==> flow/design.v <==
module fa(
input a,input b,input ci, output s, output co
);
reg s_out,c_out;
always @(*)
begin
s_out=a^b^ci;
c_out=a&b|a&ci|b&ci;
end
assign s=s_out;
assign co=c_out;
endmodule
module add17bit_2sComp(
   input 		     [16:0]		A,
	input 		     [16:0]		B,
	input 		         		ci,
	output		     [16:0]		calculate_out
);
wire [16:0] s;
wire [16:0] co;
fa fa0(A[0],B[0],ci,s[0],co[0]);
fa fa1(A[1],B[1],co[0],s[1],co[1]);
fa fa2(A[2],B[2],co[1],s[2],co[2]);
fa fa3(A[3],B[3],co[2],s[3],co[3]);
fa fa4(A[4],B[4],co[3],s[4],co[4]);
fa fa5(A[5],B[5],co[4],s[5],co[5]);
fa fa6(A[6],B[6],co[5],s[6],co[6]);
fa fa7(A[7],B[7],co[6],s[7],co[7]);
fa fa8(A[8],B[8],co[7],s[8],co[8]);
fa fa9(A[9],B[9],co[8],s[9],co[9]);
fa fa10(A[10],B[10],co[9],s[10],co[10]);
fa fa11(A[11],B[11],co[10],s[11],co[11]);
fa fa12(A[12],B[12],co[11],s[12],co[12]);
fa fa13(A[13],B[13],co[12],s[13],co[13]);
fa fa14(A[14],B[14],co[13],s[14],co[14]);
fa fa15(A[15],B[15],co[14],s[15],co[15]);
fa fa16(A[16],B[16],co[15],s[16],co[16]);
assign calculate_out[16:0]=s;
endmodule 
module add20bit_2sComp(
   input 		     [19:0]		A,
	input 		     [19:0]		B,
	input 		         		ci,
	output		     [19:0]		calculate_out
);
wire [19:0] s;
wire [19:0] co;
fa fa0(A[0],B[0],ci,s[0],co[0]);
fa fa1(A[1],B[1],co[0],s[1],co[1]);
fa fa2(A[2],B[2],co[1],s[2],co[2]);
fa fa3(A[3],B[3],co[2],s[3],co[3]);
fa fa4(A[4],B[4],co[3],s[4],co[4]);
fa fa5(A[5],B[5],co[4],s[5],co[5]);
fa fa6(A[6],B[6],co[5],s[6],co[6]);
fa fa7(A[7],B[7],co[6],s[7],co[7]);
fa fa8(A[8],B[8],co[7],s[8],co[8]);
fa fa9(A[9],B[9],co[8],s[9],co[9]);
fa fa10(A[10],B[10],co[9],s[10],co[10]);
fa fa11(A[11],B[11],co[10],s[11],co[11]);
fa fa12(A[12],B[12],co[11],s[12],co[12]);
fa fa13(A[13],B[13],co[12],s[13],co[13]);
fa fa14(A[14],B[14],co[13],s[14],co[14]);
fa fa15(A[15],B[15],co[14],s[15],co[15]);
fa fa16(A[16],B[16],co[15],s[16],co[16]);
fa fa17(A[17],B[17],co[16],s[17],co[17]);
fa fa18(A[18],B[18],co[17],s[18],co[18]);
fa fa19(A[19],B[19],co[18],s[19],co[19]);
assign calculate_out[19:0]=s;
endmodule 
module bin2bcd
(
	input wire [9:0] bin,
	output wire [3:0] bcd2,bcd1,bcd0,
	output reg neg
);
reg [9:0] abs_bin, rem, ones;
reg [3:0] tens, honds;
always @ (*) begin
	if (bin[9] == 1'b1) 
		begin
		abs_bin = (~bin) + 10'b00_0000_0001;
		neg = 1'b1;
		end
	else 
		begin
		abs_bin = bin;
		neg = 1'b0;
		end
	if (abs_bin >= 10'd500)
		begin
		honds = 4'h5;
		rem = abs_bin - 10'd500; 
		end 
	else if (abs_bin >= 10'd400 && abs_bin < 10'd500)
	   begin
		honds = 4'h4;
		rem = abs_bin - 10'd400;
		end
	else if (abs_bin >= 10'd300 && abs_bin < 10'd400)
	   begin
		honds = 4'h3;
		rem = abs_bin - 10'd300;
		end
	else if (abs_bin >= 10'd200 && abs_bin < 10'd300)
	   begin
		honds = 4'h2;
		rem = abs_bin - 10'd200;
		end
	else if (abs_bin >= 10'd100 && abs_bin < 10'd200)
	   begin
		honds = 4'h1;
		rem = abs_bin - 10'd100;
		end
	else 
	   begin
		honds = 4'h0;
		rem = abs_bin;
		end
	if (rem >= 10'd090)
		begin
		tens = 4'h9;
		ones = rem - 10'd090;
		end
	else if (rem >= 10'd080 && rem < 10'd090)
		begin
		tens = 4'h8;
		ones = rem - 10'd080;
		end
	else if (rem >= 10'd070 && rem < 10'd080)
		begin
		tens = 4'h7;
		ones = rem - 10'd070;
		end
	else if (rem >= 10'd060 && rem < 10'd070)
		begin
		tens = 4'h6;
		ones = rem - 10'd060;
		end
	else if (rem >= 10'd050 && rem < 10'd060)
		begin
		tens = 4'h5;
		ones = rem - 10'd050;
		end
	else if (rem >= 10'd040 && rem < 10'd050)
		begin
		tens = 4'h4;
		ones = rem - 10'd040;
		end
	else if (rem >= 10'd030 && rem < 10'd040)
		begin
		tens = 4'h3;
		ones = rem - 10'd030;
		end
	else if (rem >= 10'd020 && rem < 10'd030)
		begin
		tens = 4'h2;
		ones = rem - 10'd020;
		end
	else if (rem >= 10'd010 && rem < 10'd020)
		begin
		tens = 4'h1;
		ones = rem - 10'd010;
		end
	else 
		begin
		tens = 4'h0;
		ones = rem;
		end
end
assign bcd0 = ones [3:0];
assign bcd1 = tens;
assign bcd2 = honds;
endmodule 
module edge_detection ( 
input clock, 
input input_signal, 
output reg rising_transition
);
reg n; 
wire rising_transition_c;
assign rising_transition_c = ~n & input_signal;
always @(posedge clock) begin 
n                 <= input_signal; 
rising_transition <= rising_transition_c; 
end
endmodule
module cal(
input clk,
input [1:0] KEY,
input [6:2] SW,
input [15:0] smooth_out,
output [1:0] LEDR,
output reg nothing,
output reg [9:0] BCD_in
);
reg enable1;
reg enable2;
reg state_c, state;
reg [15:0] operand1, operand2;
wire [16:0] num1, num2, num3, num4;
wire [16:0] calculate_out1, calculate_out2;
wire load, reset;
wire reset_edge, load_edge;
assign reset = ~KEY[0];
assign load = ~KEY[1];
edge_detection my_edge1(.clock(clk),.input_signal(reset),.rising_transition(reset_edge));
edge_detection my_edge2(.clock(clk),.input_signal(load),.rising_transition(load_edge));
reg [1:0] LED;
assign LEDR[1:0] = LED[1:0];
always @ (*) begin
state_c = state;
LED = 2'b01;
enable1 = 1'b0;
enable2 = 1'b0;
case (state)
1'b0:begin LED = 2'b01; if (load_edge == 1'b1) begin state_c = 1'b1; enable1 = 1'b1; end end
1'b1:begin LED = 2'b10; if (load_edge == 1'b1) begin state_c = 1'b0; enable2 = 1'b1; end end
endcase
if (reset_edge == 1'b1) begin
state_c = 1'b0;
LED = 2'b01;
end
end
always @ (posedge clk) begin
	state <= state_c;
	if (enable1 == 1'b1) begin
		operand1 <= smooth_out;
	end
	if (enable2 == 1'b1) begin
		operand2 <= smooth_out;
   end
end
parameter smooth = 5'b00_001;
parameter operand_1 = 5'b00_010;
parameter operand_2 = 5'b00_100;
parameter add = 5'b01_000;
parameter sub = 5'b10_000;
assign num1 = {operand1[15],operand1};
assign num2 = {operand2[15],operand2};
assign num3 = {operand1[15],operand1};
assign num4 = ~({operand2[15],operand2});
always @ (*) begin
	case (SW[6:2])
	smooth: begin
		BCD_in = smooth_out[9:0];
		nothing = 1'b0;
	end
	operand_1: begin
		BCD_in = operand1[9:0];
		nothing = 1'b0;
	end
	operand_2: begin
		BCD_in = operand2[9:0];
		nothing = 1'b0;
	end
	add: begin
		BCD_in = calculate_out1[9:0];
		nothing = 1'b0;
	end
	sub: begin
		BCD_in = calculate_out2[9:0];
		nothing = 1'b0;
	end
	default: begin
		BCD_in = 10'd0;
		nothing = 1'b1;
	end
	endcase
end
add17bit_2sComp my_add(.A(num1), .B(num2), .ci(1'b0), .calculate_out(calculate_out1));
add17bit_2sComp my_sub(.A(num3), .B(num4), .ci(1'b1), .calculate_out(calculate_out2));
endmodule 
module seg7(
	output		     [7:0]		HEX0,
	output		     [7:0]		HEX1,
	output		     [7:0]		HEX2,
	output		     [7:0]		HEX3,
	output		     [7:0]		HEX4,
	output		     [7:0]		HEX5,
	input                      clk,
	input                      rst,
	input                      nothing,
   input 		     [11:0]		display,
	input                      neg
);
  reg [31:0] out; 
  reg [12:0] count, count_c;  
always @(count or rst) begin
		count_c = count + 13'd1;
		if (count == 13'd4400) begin
		count_c = 13'd0;
		end
		if (rst == 1'b1) begin
		count_c = 13'd0;
		end
end
always @ (posedge clk) begin
	count <= count_c;
end
always @(*) begin
	 case (display [3:0])  
	 4'b0000: begin 
	 out [7:0] = 8'b11000000; 
	 end 
	 4'b0001: begin 
	 out [7:0] = 8'b11111001; 
	 end 
	 4'b0010: begin 
	 out [7:0] = 8'b10100100; 
	 end 
	 4'b0011: begin 
	 out [7:0] = 8'b10110000; 
	 end 
	 4'b0100: begin 
	 out [7:0] = 8'b10011001; 
	 end 
	 4'b0101: begin 
	 out [7:0]= 8'b10010010; 
	 end 
	 4'b0110: begin 
	 out [7:0]= 8'b10000010; 
	 end 
	 4'b0111: begin 
	 out [7:0]= 8'b11111000; 
	 end
	 4'b1000: begin 
	 out [7:0]= 8'b10000000; 
	 end 
	 4'b1001: begin 
	 out [7:0]= 8'b10010000; 
	 end 
	 4'b1010: begin 
	 out [7:0]= 8'b10001000; 
	 end 
	 4'b1011: begin 
	 out [7:0]= 8'b10000011; 
	 end
	 4'b1100: begin 
	 out [7:0]= 8'b11000110; 
	 end 
	 4'b1101: begin 
	 out [7:0]= 8'b10100001; 
	 end 
	 4'b1110: begin 
	 out [7:0]= 8'b10000110; 
	 end 
	 4'b1111: begin 
	 out [7:0]= 8'b10001110; 
	 end
	 default: begin 
	 out [7:0]= 8'b11111111; 
	 end 
	 endcase 
	 case (display [7:4])  
	 4'b0000: begin 
	 out [15:8]= 8'b11000000; 
	 end 
	 4'b0001: begin 
	 out [15:8]= 8'b11111001; 
	 end 
	 4'b0010: begin 
	 out [15:8]= 8'b10100100; 
	 end 
	 4'b0011: begin 
	 out [15:8]= 8'b10110000; 
	 end 
	 4'b0100: begin 
	 out [15:8]= 8'b10011001; 
	 end 
	 4'b0101: begin 
	 out [15:8]= 8'b10010010; 
	 end 
	 4'b0110: begin 
	 out [15:8]= 8'b10000010; 
	 end 
	 4'b0111: begin 
	 out [15:8]= 8'b11111000; 
	 end
	 4'b1000: begin 
	 out [15:8]= 8'b10000000; 
	 end 
	 4'b1001: begin 
	 out [15:8]= 8'b10010000; 
	 end 
	 4'b1010: begin 
	 out [15:8]= 8'b10001000; 
	 end 
	 4'b1011: begin 
	 out [15:8]= 8'b10000011; 
	 end
	 4'b1100: begin 
	 out [15:8]= 8'b11000110; 
	 end 
	 4'b1101: begin 
	 out [15:8]= 8'b10100001; 
	 end 
	 4'b1110: begin 
	 out [15:8]= 8'b10000110; 
	 end 
	 4'b1111: begin 
	 out [15:8]= 8'b10001110; 
	 end
	 default: begin 
	 out [15:8]= 8'b11111111; 
	 end 
	 endcase 
	 case (display [11:8])  
	 4'b0000: begin 
	 out [23:16]= 8'b11000000; 
	 end 
	 4'b0001: begin 
	 out [23:16]= 8'b11111001; 
	 end 
	 4'b0010: begin 
	 out [23:16]= 8'b10100100; 
	 end 
	 4'b0011: begin 
	 out [23:16]= 8'b10110000; 
	 end 
	 4'b0100: begin 
	 out [23:16]= 8'b10011001; 
	 end 
	 4'b0101: begin 
	 out [23:16]= 8'b10010010; 
	 end 
	 4'b0110: begin 
	 out [23:16]= 8'b10000010; 
	 end 
	 4'b0111: begin 
	 out [23:16]= 8'b11111000; 
	 end
	 4'b1000: begin 
	 out [23:16]= 8'b10000000; 
	 end 
	 4'b1001: begin 
	 out [23:16]= 8'b10010000; 
	 end 
	 4'b1010: begin 
	 out [23:16]= 8'b10001000; 
	 end 
	 4'b1011: begin 
	 out [23:16]= 8'b10000011; 
	 end
	 4'b1100: begin 
	 out [23:16]= 8'b11000110; 
	 end 
	 4'b1101: begin 
	 out [23:16]= 8'b10100001; 
	 end 
	 4'b1110: begin 
	 out [23:16]= 8'b10000110; 
	 end 
	 4'b1111: begin 
	 out [23:16]= 8'b10001110; 
	 end
	 default: begin 
	 out [23:16]= 8'b11111111; 
	 end 
	 endcase 
	 case (neg)
	 1'b1: begin
	 out [31:24]= 8'b10111111;
	 end
	 default: begin 
	 out [31:24]= 8'b11111111; 
	 end 
	 endcase
    if (nothing == 1'b1) begin 
	 if (count <= 13'd2200) begin
	 out [7:0] = 8'b1011_1111;
	 out[15:8] = 8'b1011_1111;
	 out[23:16] = 8'b1011_1111; 
	 out[31:24] = 8'b1011_1111;
	 end 
	 else begin
	 out [7:0] = 8'b1111_1111;
	 out[15:8] = 8'b1111_1111;
	 out[23:16] = 8'b1111_1111; 
	 out[31:24] = 8'b1111_1111;
	 end
	 end
 end 
assign HEX0[7:0]=out[7:0];
assign HEX1[7:0]=out[15:8];
assign HEX2[7:0]=out[23:16];
assign HEX3[7:0]=out[31:24];
assign HEX4[7:0]= 8'b11111111;
assign HEX5[7:0]= 8'b11111111;
endmodule
module smooth_filter(
input clk,
input reset,
input [15:0] in,
input [1:0] SW,
output [15:0] out
);
reg [6:0] count, count_c;
wire en;
always @(reset or count) begin
	if (reset == 1'b1) begin
		count_c = 7'd0;
	end
	else begin
		count_c = count + 7'd1;
	end
end
assign en = (count == 7'd99);
reg [15:0] r1, r2, r3, r4, r5, r6, r7, r8, r9, r10, r11, r12, r13, r14, r15, r16;
always @ (posedge clk) begin
	count <= count_c;
	if (en == 1'b1) begin
		r1 <= in;
		r2 <= r1;
		r3 <= r2;
		r4 <= r3;
		r5 <= r4;
		r6 <= r5;
		r7 <= r6;
		r8 <= r7;
		r9 <= r8;
		r10 <= r9;
		r11 <= r10;
		r12 <= r11;
		r13 <= r12;
		r14 <= r13;
		r15 <= r14;
		r16 <= r15;
	end
end
reg [19:0] sum;
wire [19:0] num1, num2, num3, num4, num5, num6, num7, num8;
wire [19:0] num9, num10, num11, num12, num13, num14, num15, num16;
wire ci=1'b0;
wire [19:0] calculate_out1, calculate_out2, calculate_out3, calculate_out4,
            calculate_out5, calculate_out6, calculate_out7, calculate_out8,
				calculate_out9, calculate_out10, calculate_out11, calculate_out12,
				calculate_out13, calculate_out14, calculate_out15;
assign num1 = {{4{r1[15]}},r1};
assign num2 = {{4{r2[15]}},r2};
assign num3 = {{4{r3[15]}},r3};
assign num4 = {{4{r4[15]}},r4};
assign num5 = {{4{r5[15]}},r5};
assign num6 = {{4{r6[15]}},r6};
assign num7 = {{4{r7[15]}},r7};
assign num8 = {{4{r8[15]}},r8};
assign num9 = {{4{r9[15]}},r9};
assign num10 = {{4{r10[15]}},r10};
assign num11 = {{4{r11[15]}},r11};
assign num12 = {{4{r12[15]}},r12};
assign num13 = {{4{r13[15]}},r13};
assign num14 = {{4{r14[15]}},r14};
assign num15 = {{4{r15[15]}},r15};
assign num16 = {{4{r16[15]}},r16};
always @(*) begin
	sum = num1;
	case (SW[1:0]) 
	2'b00:begin 
		sum = num1;
	end
	2'b01:begin
		sum = calculate_out1;
		sum = sum >> 1; 
	end
	2'b10:begin
		sum = calculate_out3;
		sum = sum >> 2;  
	end
	2'b11:begin
		sum = calculate_out15;
		sum = sum >> 4;  
	end
	endcase 
end
assign out = sum[15:0];
add20bit_2sComp my_adder1 (.A(num1),.B(num2),.ci(ci),.calculate_out(calculate_out1));
add20bit_2sComp my_adder2 (.A(calculate_out1),.B(num3),.ci(ci),.calculate_out(calculate_out2));
add20bit_2sComp my_adder3(.A(calculate_out2),.B(num4),.ci(ci),.calculate_out(calculate_out3));
add20bit_2sComp my_adder4(.A(calculate_out3),.B(num5),.ci(ci),.calculate_out(calculate_out4));
add20bit_2sComp my_adder5 (.A(calculate_out4),.B(num6),.ci(ci),.calculate_out(calculate_out5));
add20bit_2sComp my_adder6(.A(calculate_out5),.B(num7),.ci(ci),.calculate_out(calculate_out6));
add20bit_2sComp my_adder7(.A(calculate_out6),.B(num8),.ci(ci),.calculate_out(calculate_out7));
add20bit_2sComp my_adder8 (.A(calculate_out7),.B(num9),.ci(ci),.calculate_out(calculate_out8));
add20bit_2sComp my_adder9(.A(calculate_out8),.B(num10),.ci(ci),.calculate_out(calculate_out9));
add20bit_2sComp my_adder10(.A(calculate_out9),.B(num11),.ci(ci),.calculate_out(calculate_out10));
add20bit_2sComp my_adder11(.A(calculate_out10),.B(num12),.ci(ci),.calculate_out(calculate_out11));
add20bit_2sComp my_adder12(.A(calculate_out11),.B(num13),.ci(ci),.calculate_out(calculate_out12));
add20bit_2sComp my_adder13(.A(calculate_out12),.B(num14),.ci(ci),.calculate_out(calculate_out13));
add20bit_2sComp my_adder14(.A(calculate_out13),.B(num15),.ci(ci),.calculate_out(calculate_out14));
add20bit_2sComp my_adder15(.A(calculate_out14),.B(num16),.ci(ci),.calculate_out(calculate_out15));
endmodule 
module calc_top (
   input              clk,
   input              rst,
   input      [15:0]  data_x,
   input      [1:0]   KEY,
   input      [6:0]   SW,
   output     [7:0]   HEX0,
   output     [7:0]   HEX1,
   output     [7:0]   HEX2,
   output     [7:0]   HEX3,
   output     [7:0]   HEX4,
   output     [7:0]   HEX5,
   output     [1:0]   LEDR
   );
wire [3:0] bcd2, bcd1, bcd0;
wire neg;
wire [15:0] smooth_out;
wire nothing;
wire [9:0] BCD_in;
smooth_filter my_filter (.clk(clk), .reset(rst), .in(data_x[15:0]), .SW(SW[1:0]), .out(smooth_out));
cal my_cal (.clk(clk), .KEY(KEY), .SW(SW[6:2]), .smooth_out(smooth_out), .LEDR(LEDR[1:0]), .nothing(nothing), .BCD_in(BCD_in));
bin2bcd my_bin2bcd (.bin(BCD_in), .bcd2(bcd2), .bcd1(bcd1), .bcd0(bcd0), .neg(neg));
seg7 my_seg7 (.HEX0(HEX0), .HEX1(HEX1), .HEX2(HEX2), .HEX3(HEX3), .HEX4(HEX4), .HEX5(HEX5), .clk(clk), .rst(rst), .nothing(nothing), .display({bcd2, bcd1, bcd0}), .neg(neg));
endmodule
# From RTL to reports: calc_top
# Each step is given for the RTL above and for the edited RTL.
# "before" refers to lines of the RTL above, "after" to lines of the edited file.
# "change": "after" minus "before" as printed here. "rel_change_pct": 100 x difference / "before".
# Library cell names are shortened.
# Not given: --
[setup]
top = "calc_top"
clock = "clk"
lib = "sky130hd"
corner = "tt_025C_1v80"

# Diff
# Unified diff, file above to edited file.
# A script made this edit. It changes what the design does and was not meant as an optimisation.
# begin of diff
@@ -182,6 +182,6 @@
 always @(posedge clock) begin 
 n                 <= input_signal; 
-rising_transition <= rising_transition_c; 
-end
+end
+always @(*) rising_transition = rising_transition_c;
 endmodule
 module cal(
# end of diff

# Word level
# Source: Yosys, flattened and elaborated, memories not mapped. Widths are those after wreduce. Registers that Yosys merges into a memory's read port (data or address) are not register bits. Print and check cells do not count.
# Memory sizes are those after Yosys's memory passes, which may raise the word count (mostly to a power of two), join words into wider ones and drop unused or constant bits.
[word_totals]
columns = ["item", "before", "after", "change", "rel_change_pct"]
rows = [
  ["register_bits", 301, 299, -2, -0.66],
  ["romBits", 336, 336, 0, 0.00],
  ["memories", 3, 3, 0, 0.00],
  ["inputBits", 27, 27, 0, 0.00],
  ["out_inout_bits", 50, 50, 0, 0.00],
]
[op_classes]
columns = ["item", "before", "after", "change", "rel_change_pct"]
rows = [
  ["add_sub_neg", 17, 17, 0, 0.00],
  ["compare", 27, 27, 0, 0.00],
  ["n_eq", 10, 10, 0, 0.00],
  ["muxes", 42, 42, 0, 0.00],
  ["bitwise", 1445, 1445, 0, 0.00],
  ["reduce_logical", 15, 15, 0, 0.00],
]
[mem_list]
columns = ["item", "before", "after"]
rows = [
  ["mem_shapes", "16 x 7 bit 1R0W; 16 x 7 bit 1R0W; 16 x 7 bit 1R0W", "16 x 7 bit 1R0W; 16 x 7 bit 1R0W; 16 x 7 bit 1R0W"],
]
[op_table]
columns = ["operator", "before", "after", "change", "rel_change_pct"]
rows = [
  ["AND 1 bit", 607, 607, 0, 0.00],
  ["bitwise XOR 1 bit", 436, 436, 0, 0.00],
  ["bitwise OR 1 bit", 394, 394, 0, 0.00],
  ["two-way mux 4 bit", 21, 21, 0, 0.00],
  ["logical AND 1 bit", 12, 12, 0, 0.00],
  ["two-way mux 10 bit", 6, 6, 0, 0.00],
  ["inverter 1 bit", 6, 6, 0, 0.00],
  ["two-way mux 1 bit", 5, 5, 0, 0.00],
  ["subtractor 4 bit (second input constant)", 5, 5, 0, 0.00],
  [">= comparator 10 x 7 -> 1 bit (second input constant)", 4, 4, 0, 0.00],
  [">= comparator 10 x 6 -> 1 bit (second input constant)", 3, 3, 0, 0.00],
  [">= comparator 10 x 9 -> 1 bit (second input constant)", 3, 3, 0, 0.00],
  ["< comparator 10 x 6 -> 1 bit (second input constant)", 3, 3, 0, 0.00],
  ["< comparator 10 x 7 -> 1 bit (second input constant)", 3, 3, 0, 0.00],
  ["< comparator 10 x 9 -> 1 bit (second input constant)", 3, 3, 0, 0.00],
  ["case mux 1 bit (select 2 bit)", 3, 3, 0, 0.00],
  ["subtractor 10 x 9 -> 10 bit (second input constant)", 3, 3, 0, 0.00],
  ["== test 2 bit (second input constant)", 2, 2, 0, 0.00],
  [">= comparator 10 x 5 -> 1 bit (second input constant)", 2, 2, 0, 0.00],
  ["< comparator 10 x 5 -> 1 bit (second input constant)", 2, 2, 0, 0.00],
  ["two-way mux 7 bit", 2, 2, 0, 0.00],
  ["inverter 10 bit", 2, 2, 0, 0.00],
  ["subtractor 4 x 3 -> 4 bit (second input constant)", 2, 2, 0, 0.00],
  ["adder 10 x 1 -> 10 bit (second input constant)", 1, 1, 0, 0.00],
  ["adder 13 x 1 -> 13 bit (second input constant)", 1, 1, 0, 0.00],
  ["adder 7 x 1 -> 7 bit (second input constant)", 1, 1, 0, 0.00],
  ["== test 13 bit (second input constant)", 1, 1, 0, 0.00],
  ["== test 2 x 1 -> 1 bit (second input constant)", 1, 1, 0, 0.00],
]
# The list need not be complete.

# Longest topological paths
# Depth = most cells in a row (Yosys ltp): at word level without a register or memory, in the mapped netlist without a sequential cell, where the memories' decode and read muxes count.
[logic_depth]
columns = ["item", "before", "after", "change", "rel_change_pct"]
rows = [
  ["ltp_word", 89, 89, 0, 0.00],
  ["ABC_AREA", "0", "0", "--", "--"],
  ["ltp_mapped", 65, 64, -1, -1.54],
]

# Mapped cells and area
# Yosys stat after the flow's synthesis: flattened, memories mapped to cells. It holds for the ABC_AREA given above (unset counts as 0); a run with the other value may have another netlist.
[mapped]
columns = ["item", "before", "after", "change", "rel_change_pct"]
rows = [
  ["mapped_cells", 1298, 1288, -10, -0.77],
  ["mapped_area_um2", 17624.4, 17441.7, -182.7, -1.04],
  ["seqArea_um2", 7827.5, 7787.5, -40.0, -0.51],
  ["ff_cells", 269, 267, -2, -0.74],
  ["n_buf", 60, 63, 3, 5.00],
]
[types]
columns = ["type", "before", "after", "change", "rel_change_pct"]
rows = [
  ["inv_1", 125, 109, -16, -12.80],
  ["a21oi_1", 36, 49, 13, 36.11],
  ["nand2_1", 52, 60, 8, 15.38],
  ["a21o_1", 13, 5, -8, -61.54],
  ["o21ai_0", 23, 30, 7, 30.43],
  ["o31ai_1", 11, 4, -7, -63.64],
  ["clkbuf_1", 14, 20, 6, 42.86],
  ["nand3_1", 27, 32, 5, 18.52],
  ["nand4_1", 16, 11, -5, -31.25],
  ["nand2b_1", 15, 10, -5, -33.33],
  ["and3_1", 21, 25, 4, 19.05],
  ["a211oi_1", 15, 11, -4, -26.67],
  ["nor4_1", 11, 7, -4, -36.36],
  ["and2_1", 6, 10, 4, 66.67],
  ["or2_1", 1, 5, 4, 400.00],
  ["buf_2", 13, 10, -3, -23.08],
  ["a2111oi_0", 6, 3, -3, -50.00],
  ["o311a_1", 4, 1, -3, -75.00],
]
# The list need not be complete.
# The figures by module come from a second, unflattened synthesis with its own total; it is not the netlist above.
[unflattened]
columns = ["item", "before", "after", "change", "rel_change_pct"]
rows = [
  ["hier_cells", 1309, 1307, -2, -0.15],
  ["hier_area_um2", 20827.5, 20787.4, -40.1, -0.19],
]
# Rows give one instance, submodules left out.
[by_module_before]
columns = ["mod", "n_inst", "cells", "mod_area_um2", "seq_area_um2"]
rows = [
  ["smooth_filter", 1, 306, 8383.0, 7827.5],
  ["fa", 334, 1, 20.0, 0.0],
  ["bin2bcd", 1, 295, 2169.6, 0.0],
  ["cal", 1, 153, 1785.5, 980.9],
  ["seg7", 1, 215, 1695.4, 260.2],
  ["edge_detection", 2, 3, 53.8, 40.0],
  ["add17bit_2sComp", 2, 0, 0.0, 0.0],
  ["add20bit_2sComp", 15, 0, 0.0, 0.0],
  ["calc_top", 1, 0, 0.0, 0.0],
]
[by_module_after]
columns = ["mod", "n_inst", "cells", "mod_area_um2", "seq_area_um2"]
rows = [
  ["smooth_filter", 1, 306, 8383.0, 7827.5],
  ["fa", 334, 1, 20.0, 0.0],
  ["bin2bcd", 1, 295, 2169.6, 0.0],
  ["cal", 1, 153, 1785.5, 980.9],
  ["seg7", 1, 215, 1695.4, 260.2],
  ["edge_detection", 2, 2, 33.8, 20.0],
  ["add17bit_2sComp", 2, 0, 0.0, 0.0],
  ["add20bit_2sComp", 15, 0, 0.0, 0.0],
  ["calc_top", 1, 0, 0.0, 0.0],
]

# Path before layout
# Path of least setup slack by OpenSTA after synthesis, without wires, with an ideal clock, recovery checks aside; 20% of the period is set as input and as output delay. Where synthesis merged equal registers, the netlist keeps one of their names.
[synth_path]
columns = ["item", "before", "after", "change", "rel_change_pct"]
rows = [
  ["kind", "register -> output", "register -> output", "--", "--"],
  ["from", "reg my_filter.r1[0]", "reg my_filter.r1[0]", "--", "--"],
  ["to", "out HEX0[0]", "out HEX0[6]", "--", "--"],
  ["period_ns", 28.0, 28.0, 0.0, 0.00],
  ["output_delay_ns", 5.600, 5.600, 0.000, 0.00],
  ["launch_ns", 0.000, 0.000, 0.000, "--"],
  ["arrival_ns", 19.827, 19.428, -0.399, -2.01],
  ["required_time_ns", 22.400, 22.400, 0.000, 0.00],
  ["slack_ns", 2.573, 2.972, 0.399, "--"],
  ["delay_ns", 19.827, 19.428, -0.399, -2.01],
  ["stages", 58, 58, 0, 0.00],
  ["n_path_buf", 0, 0, 0, "--"],
  ["period_less_setup_slack_ns", 25.427, 25.028, -0.399, -1.57],
]
# "delay_ns" = arrival - input delay + setup time.
# A path that ends at an output port has no setup time.
# "stages": output pins that drive a net of the path, with the launching flip-flop's if there is one; two outputs of one cell count as two.
# "period_less_setup_slack_ns" is the clock period less the worst setup slack; recovery checks do not enter. This is arithmetic on one report: input and output delays are still those of the set period (20% each).
# The rows between start and end are the longest chain of elaborated cells between them; the timing report does not say that the signal goes this way. Where chains are equally long, one stands for them.
# Each line given opens the expression or statement behind the cell; cells for indexed reads and writes are added by Yosys, which also makes memories of some case tables.
# A memory read counts as a cell of the chain, while the word-level depth stops at memories.
[synth_via_before]
path_cell_list = "edfxtp_1 > ha_1 > inv_1 > fa_1 > fa_1 > fa_1 > fa_1 > fa_1 > fa_1 > fa_1 > fa_1 > fa_1 > fa_1 > fa_1 > inv_1 > fa_1 > fa_1 > fa_1 > (+22 left out) > o311ai_1 > a211oi_1 > o21ai_0 > nand2_1 > xnor2_1 > inv_1 > ha_1 > a21oi_1 > inv_1 > a31o_2 > a21oi_1 > o21ai_0 > a211oi_2 > xnor2_1 > inv_1 > ha_1 > or4_1 > o311a_1"
elab_chain_len = 91
cone_cells = 1361
lines_between = 36
cone_classes = "add/sub (15); compare (26); mux (18); logic (1289); reduce/logical (12); memory (1)"
[synth_lines_before]
columns = ["item", "line", "rtl"]
rows = [
  ["from (decl)", 508, "reg [15:0] r1, r2, r3, r4, r5, r6, r7, r8, r9, r10, r11, r12, r13, r14, r15, r16;"],
  ["from (assign)", 512, "r1 <= in;"],
  ["AND 1 bit x2", 8, "c_out=a&b|a&ci|b&ci;"],
  ["bitwise OR 1 bit x2", 8, ""],
  ["AND 1 bit", 8, ""],
  ["bitwise OR 1 bit x2", 8, ""],
  ["AND 1 bit", 8, ""],
  ["bitwise OR 1 bit x2", 8, ""],
  ["AND 1 bit", 8, ""],
  ["(+73 left out)", "--", ""],
  ["two-way mux 4 bit", 139, "else if (rem >= 10'd050 && rem < 10'd060)"],
  ["two-way mux 4 bit", 134, "else if (rem >= 10'd060 && rem < 10'd070)"],
  ["two-way mux 4 bit", 129, "else if (rem >= 10'd070 && rem < 10'd080)"],
  ["two-way mux 4 bit", 124, "else if (rem >= 10'd080 && rem < 10'd090)"],
  ["two-way mux 4 bit", 119, "if (rem >= 10'd090)"],
  ["memory (16 x 7 bit)", 301, "case (display [3:0])"],
  ["two-way mux 32 bit", 468, "if (nothing == 1'b1) begin"],
  ["to (decl)", 597, "output     [7:0]   HEX0,"],
]
[synth_via_after]
path_cell_list = "edfxtp_1 > ha_1 > inv_1 > fa_1 > fa_1 > fa_1 > fa_1 > fa_1 > fa_1 > fa_1 > fa_1 > fa_1 > fa_1 > fa_1 > inv_1 > fa_1 > fa_1 > fa_1 > (+22 left out) > nor2_1 > or4b_4 > nor3b_4 > o21ai_0 > and2_1 > xnor2_1 > inv_1 > ha_1 > a21oi_1 > nand2b_1 > o221ai_1 > nor3_1 > a22o_1 > a2111oi_4 > xnor2_1 > ha_1 > mux2i_1 > a311oi_1"
elab_chain_len = 91
cone_cells = 1361
lines_between = 36
cone_classes = "add/sub (15); compare (26); mux (18); logic (1289); reduce/logical (12); memory (1)"
[synth_lines_after]
columns = ["item", "line", "rtl"]
rows = [
  ["from (decl)", 508, "reg [15:0] r1, r2, r3, r4, r5, r6, r7, r8, r9, r10, r11, r12, r13, r14, r15, r16;"],
  ["from (assign)", 512, "r1 <= in;"],
  ["AND 1 bit x2", 8, "c_out=a&b|a&ci|b&ci;"],
  ["bitwise OR 1 bit x2", 8, ""],
  ["AND 1 bit", 8, ""],
  ["bitwise OR 1 bit x2", 8, ""],
  ["AND 1 bit", 8, ""],
  ["bitwise OR 1 bit x2", 8, ""],
  ["AND 1 bit", 8, ""],
  ["(+73 left out)", "--", ""],
  ["two-way mux 4 bit", 139, "else if (rem >= 10'd050 && rem < 10'd060)"],
  ["two-way mux 4 bit", 134, "else if (rem >= 10'd060 && rem < 10'd070)"],
  ["two-way mux 4 bit", 129, "else if (rem >= 10'd070 && rem < 10'd080)"],
  ["two-way mux 4 bit", 124, "else if (rem >= 10'd080 && rem < 10'd090)"],
  ["two-way mux 4 bit", 119, "if (rem >= 10'd090)"],
  ["memory (16 x 7 bit)", 301, "case (display [3:0])"],
  ["two-way mux 32 bit", 468, "if (nothing == 1'b1) begin"],
  ["to (decl)", 597, "output     [7:0]   HEX0,"],
]

# Timing after layout
# From the final timing report of each run of pair A: the path of least setup slack in the routed layout; clock arrival at registers is part of the times.
[layout_path]
columns = ["item", "before", "after", "change", "rel_change_pct"]
rows = [
  ["kind", "register -> output", "register -> output", "--", "--"],
  ["from", "reg my_filter.r1[0]", "reg my_filter.r1[0]", "--", "--"],
  ["to", "out HEX0[1]", "out HEX0[6]", "--", "--"],
  ["period_ns", 28.0, 28.0, 0.0, 0.00],
  ["output_delay_ns", 5.60, 5.60, 0.00, 0.00],
  ["launch_ns", 0.57, 0.55, -0.02, -3.51],
  ["arrival_ns", 21.34, 21.38, 0.04, 0.19],
  ["required_time_ns", 22.40, 22.40, 0.00, 0.00],
  ["slack_ns", 1.06, 1.02, -0.04, "--"],
  ["stages", 62, 61, -1, -1.61],
  ["n_path_buf", 2, 4, 2, 100.00],
]
# The rows between start and end are the longest chain of elaborated cells between them; the timing report does not say that the signal goes this way. Where chains are equally long, one stands for them.
# A memory read counts as a cell of the chain, while the word-level depth stops at memories.
[layout_via_before]
path_cell_list = "edfxtp_1 > ha_1 > inv_1 > fa_1 > fa_1 > fa_1 > fa_1 > fa_1 > fa_1 > fa_1 > fa_1 > fa_1 > fa_1 > fa_1 > inv_1 > fa_1 > fa_2 > fa_1 > (+26 left out) > buf_4 > o21ai_1 > nand2_2 > xnor2_4 > inv_1 > ha_1 > a21oi_1 > inv_1 > a31o_2 > a21oi_1 > o21ai_0 > a211oi_2 > xnor2_2 > ha_1 > nor3_1 > a21oi_1 > o221ai_1 > clkdlybuf4s50_1"
elab_chain_len = 91
cone_cells = 1361
lines_between = 36
cone_classes = "add/sub (15); compare (26); mux (18); logic (1289); reduce/logical (12); memory (1)"
[layout_lines_before]
columns = ["item", "line", "rtl"]
rows = [
  ["from (decl)", 508, "reg [15:0] r1, r2, r3, r4, r5, r6, r7, r8, r9, r10, r11, r12, r13, r14, r15, r16;"],
  ["from (assign)", 512, "r1 <= in;"],
  ["AND 1 bit x2", 8, "c_out=a&b|a&ci|b&ci;"],
  ["bitwise OR 1 bit x2", 8, ""],
  ["AND 1 bit", 8, ""],
  ["bitwise OR 1 bit x2", 8, ""],
  ["AND 1 bit", 8, ""],
  ["bitwise OR 1 bit x2", 8, ""],
  ["AND 1 bit", 8, ""],
  ["(+73 left out)", "--", ""],
  ["two-way mux 4 bit", 139, "else if (rem >= 10'd050 && rem < 10'd060)"],
  ["two-way mux 4 bit", 134, "else if (rem >= 10'd060 && rem < 10'd070)"],
  ["two-way mux 4 bit", 129, "else if (rem >= 10'd070 && rem < 10'd080)"],
  ["two-way mux 4 bit", 124, "else if (rem >= 10'd080 && rem < 10'd090)"],
  ["two-way mux 4 bit", 119, "if (rem >= 10'd090)"],
  ["memory (16 x 7 bit)", 301, "case (display [3:0])"],
  ["two-way mux 32 bit", 468, "if (nothing == 1'b1) begin"],
  ["to (decl)", 597, "output     [7:0]   HEX0,"],
]
[layout_via_after]
path_cell_list = "edfxtp_1 > ha_1 > inv_1 > fa_1 > fa_1 > fa_1 > fa_1 > fa_1 > fa_1 > fa_1 > fa_1 > fa_1 > fa_1 > fa_1 > inv_1 > fa_1 > fa_2 > fa_1 > (+25 left out) > nor3b_4 > o21ai_0 > and2_2 > xnor2_1 > buf_4 > ha_1 > a21oi_1 > nand2b_1 > o221ai_1 > nor4_1 > xnor2_1 > a2111oi_1 > o31ai_1 > nor3_4 > mux2i_1 > a311oi_1 > buf_4 > clkdlybuf4s50_1"
elab_chain_len = 91
cone_cells = 1361
lines_between = 36
cone_classes = "add/sub (15); compare (26); mux (18); logic (1289); reduce/logical (12); memory (1)"
[layout_lines_after]
columns = ["item", "line", "rtl"]
rows = [
  ["from (decl)", 508, "reg [15:0] r1, r2, r3, r4, r5, r6, r7, r8, r9, r10, r11, r12, r13, r14, r15, r16;"],
  ["from (assign)", 512, "r1 <= in;"],
  ["AND 1 bit x2", 8, "c_out=a&b|a&ci|b&ci;"],
  ["bitwise OR 1 bit x2", 8, ""],
  ["AND 1 bit", 8, ""],
  ["bitwise OR 1 bit x2", 8, ""],
  ["AND 1 bit", 8, ""],
  ["bitwise OR 1 bit x2", 8, ""],
  ["AND 1 bit", 8, ""],
  ["(+73 left out)", "--", ""],
  ["two-way mux 4 bit", 139, "else if (rem >= 10'd050 && rem < 10'd060)"],
  ["two-way mux 4 bit", 134, "else if (rem >= 10'd060 && rem < 10'd070)"],
  ["two-way mux 4 bit", 129, "else if (rem >= 10'd070 && rem < 10'd080)"],
  ["two-way mux 4 bit", 124, "else if (rem >= 10'd080 && rem < 10'd090)"],
  ["two-way mux 4 bit", 119, "if (rem >= 10'd090)"],
  ["memory (16 x 7 bit)", 301, "case (display [3:0])"],
  ["two-way mux 32 bit", 468, "if (nothing == 1'b1) begin"],
  ["to (decl)", 597, "output     [7:0]   HEX0,"],
]

# Measured runs
# Both versions went through the flow (Yosys, OpenROAD) with the same settings in each pair. Constraints: input delay and output delay 20% of the set period each, output load 0.01 pF.
[settings_pair_A]
CORE_UTILIZATION = 40
period_ns = 28.0
CAP_MARGIN = 20
CORE_MARGIN = 2
SLEW_MARGIN = 20
[results_pair_A]
columns = ["item", "before", "after", "change", "rel_change_pct"]
rows = [
  ["synthArea_um2", 17624.4, 17441.7, -182.7, -1.04],
  ["design_die_area_um2", 45755.3, 45290.2, -465.1, -1.02],
  ["post_route_stdcell_area_um2", 19794.0, 19503.7, -290.3, -1.47],
  ["final_util_pct", 45.7, 45.3, -0.4, "--"],
  ["ws_setup_ns", 1.056, 1.017, -0.039, "--"],
  ["tns_setup_ns", 0.000, 0.000, 0.000, "--"],
  ["worst_hold_slack_ns", 0.389, 0.446, 0.057, "--"],
  ["power_total_mw", 1.052, 0.9938, -0.0582, -5.53],
  ["period_less_ws_ns", 26.944, 26.983, 0.039, 0.14],
]
[settings_pair_B]
ABC_AREA = 0
CAP_MARGIN = 40
CELL_PAD_IN_SITES_DETAIL_PLACEMENT = 2
CORE_MARGIN = 8
CORE_UTILIZATION = 22
CTS_CLUSTER_SIZE = 59
GPL_ROUTABILITY_DRIVEN = 0
MAX_ROUTING_LAYER = "met4"
PLACE_DENSITY_LB_ADDON = 0.24
SLEW_MARGIN = 40
period_ns = 39.2
[results_pair_B]
columns = ["item", "before", "after", "change", "rel_change_pct"]
rows = [
  ["synthArea_um2", 17624.4, 17441.7, -182.7, -1.04],
  ["design_die_area_um2", 89424.9, 88547.9, -877.0, -0.98],
  ["post_route_stdcell_area_um2", 20265.7, 20113.0, -152.7, -0.75],
  ["final_util_pct", 25.4, 25.5, 0.1, "--"],
  ["ws_setup_ns", 7.988, 8.688, 0.700, "--"],
  ["tns_setup_ns", 0.000, 0.000, 0.000, "--"],
  ["worst_hold_slack_ns", 0.384, 0.446, 0.062, "--"],
  ["power_total_mw", 0.7681, 0.7457, -0.0224, -2.92],
  ["period_less_ws_ns", 31.212, 30.512, -0.700, -2.24],
]
# "period_less_ws_ns" = clock period - worst setup slack. The figure is calculated, with input and output delays left at 20% of the set period.
# By "power_total_mw" is meant OpenSTA's value without simulated activity: inputs other than the clock are taken to toggle once in ten clock periods, and the tool carries that through the logic.
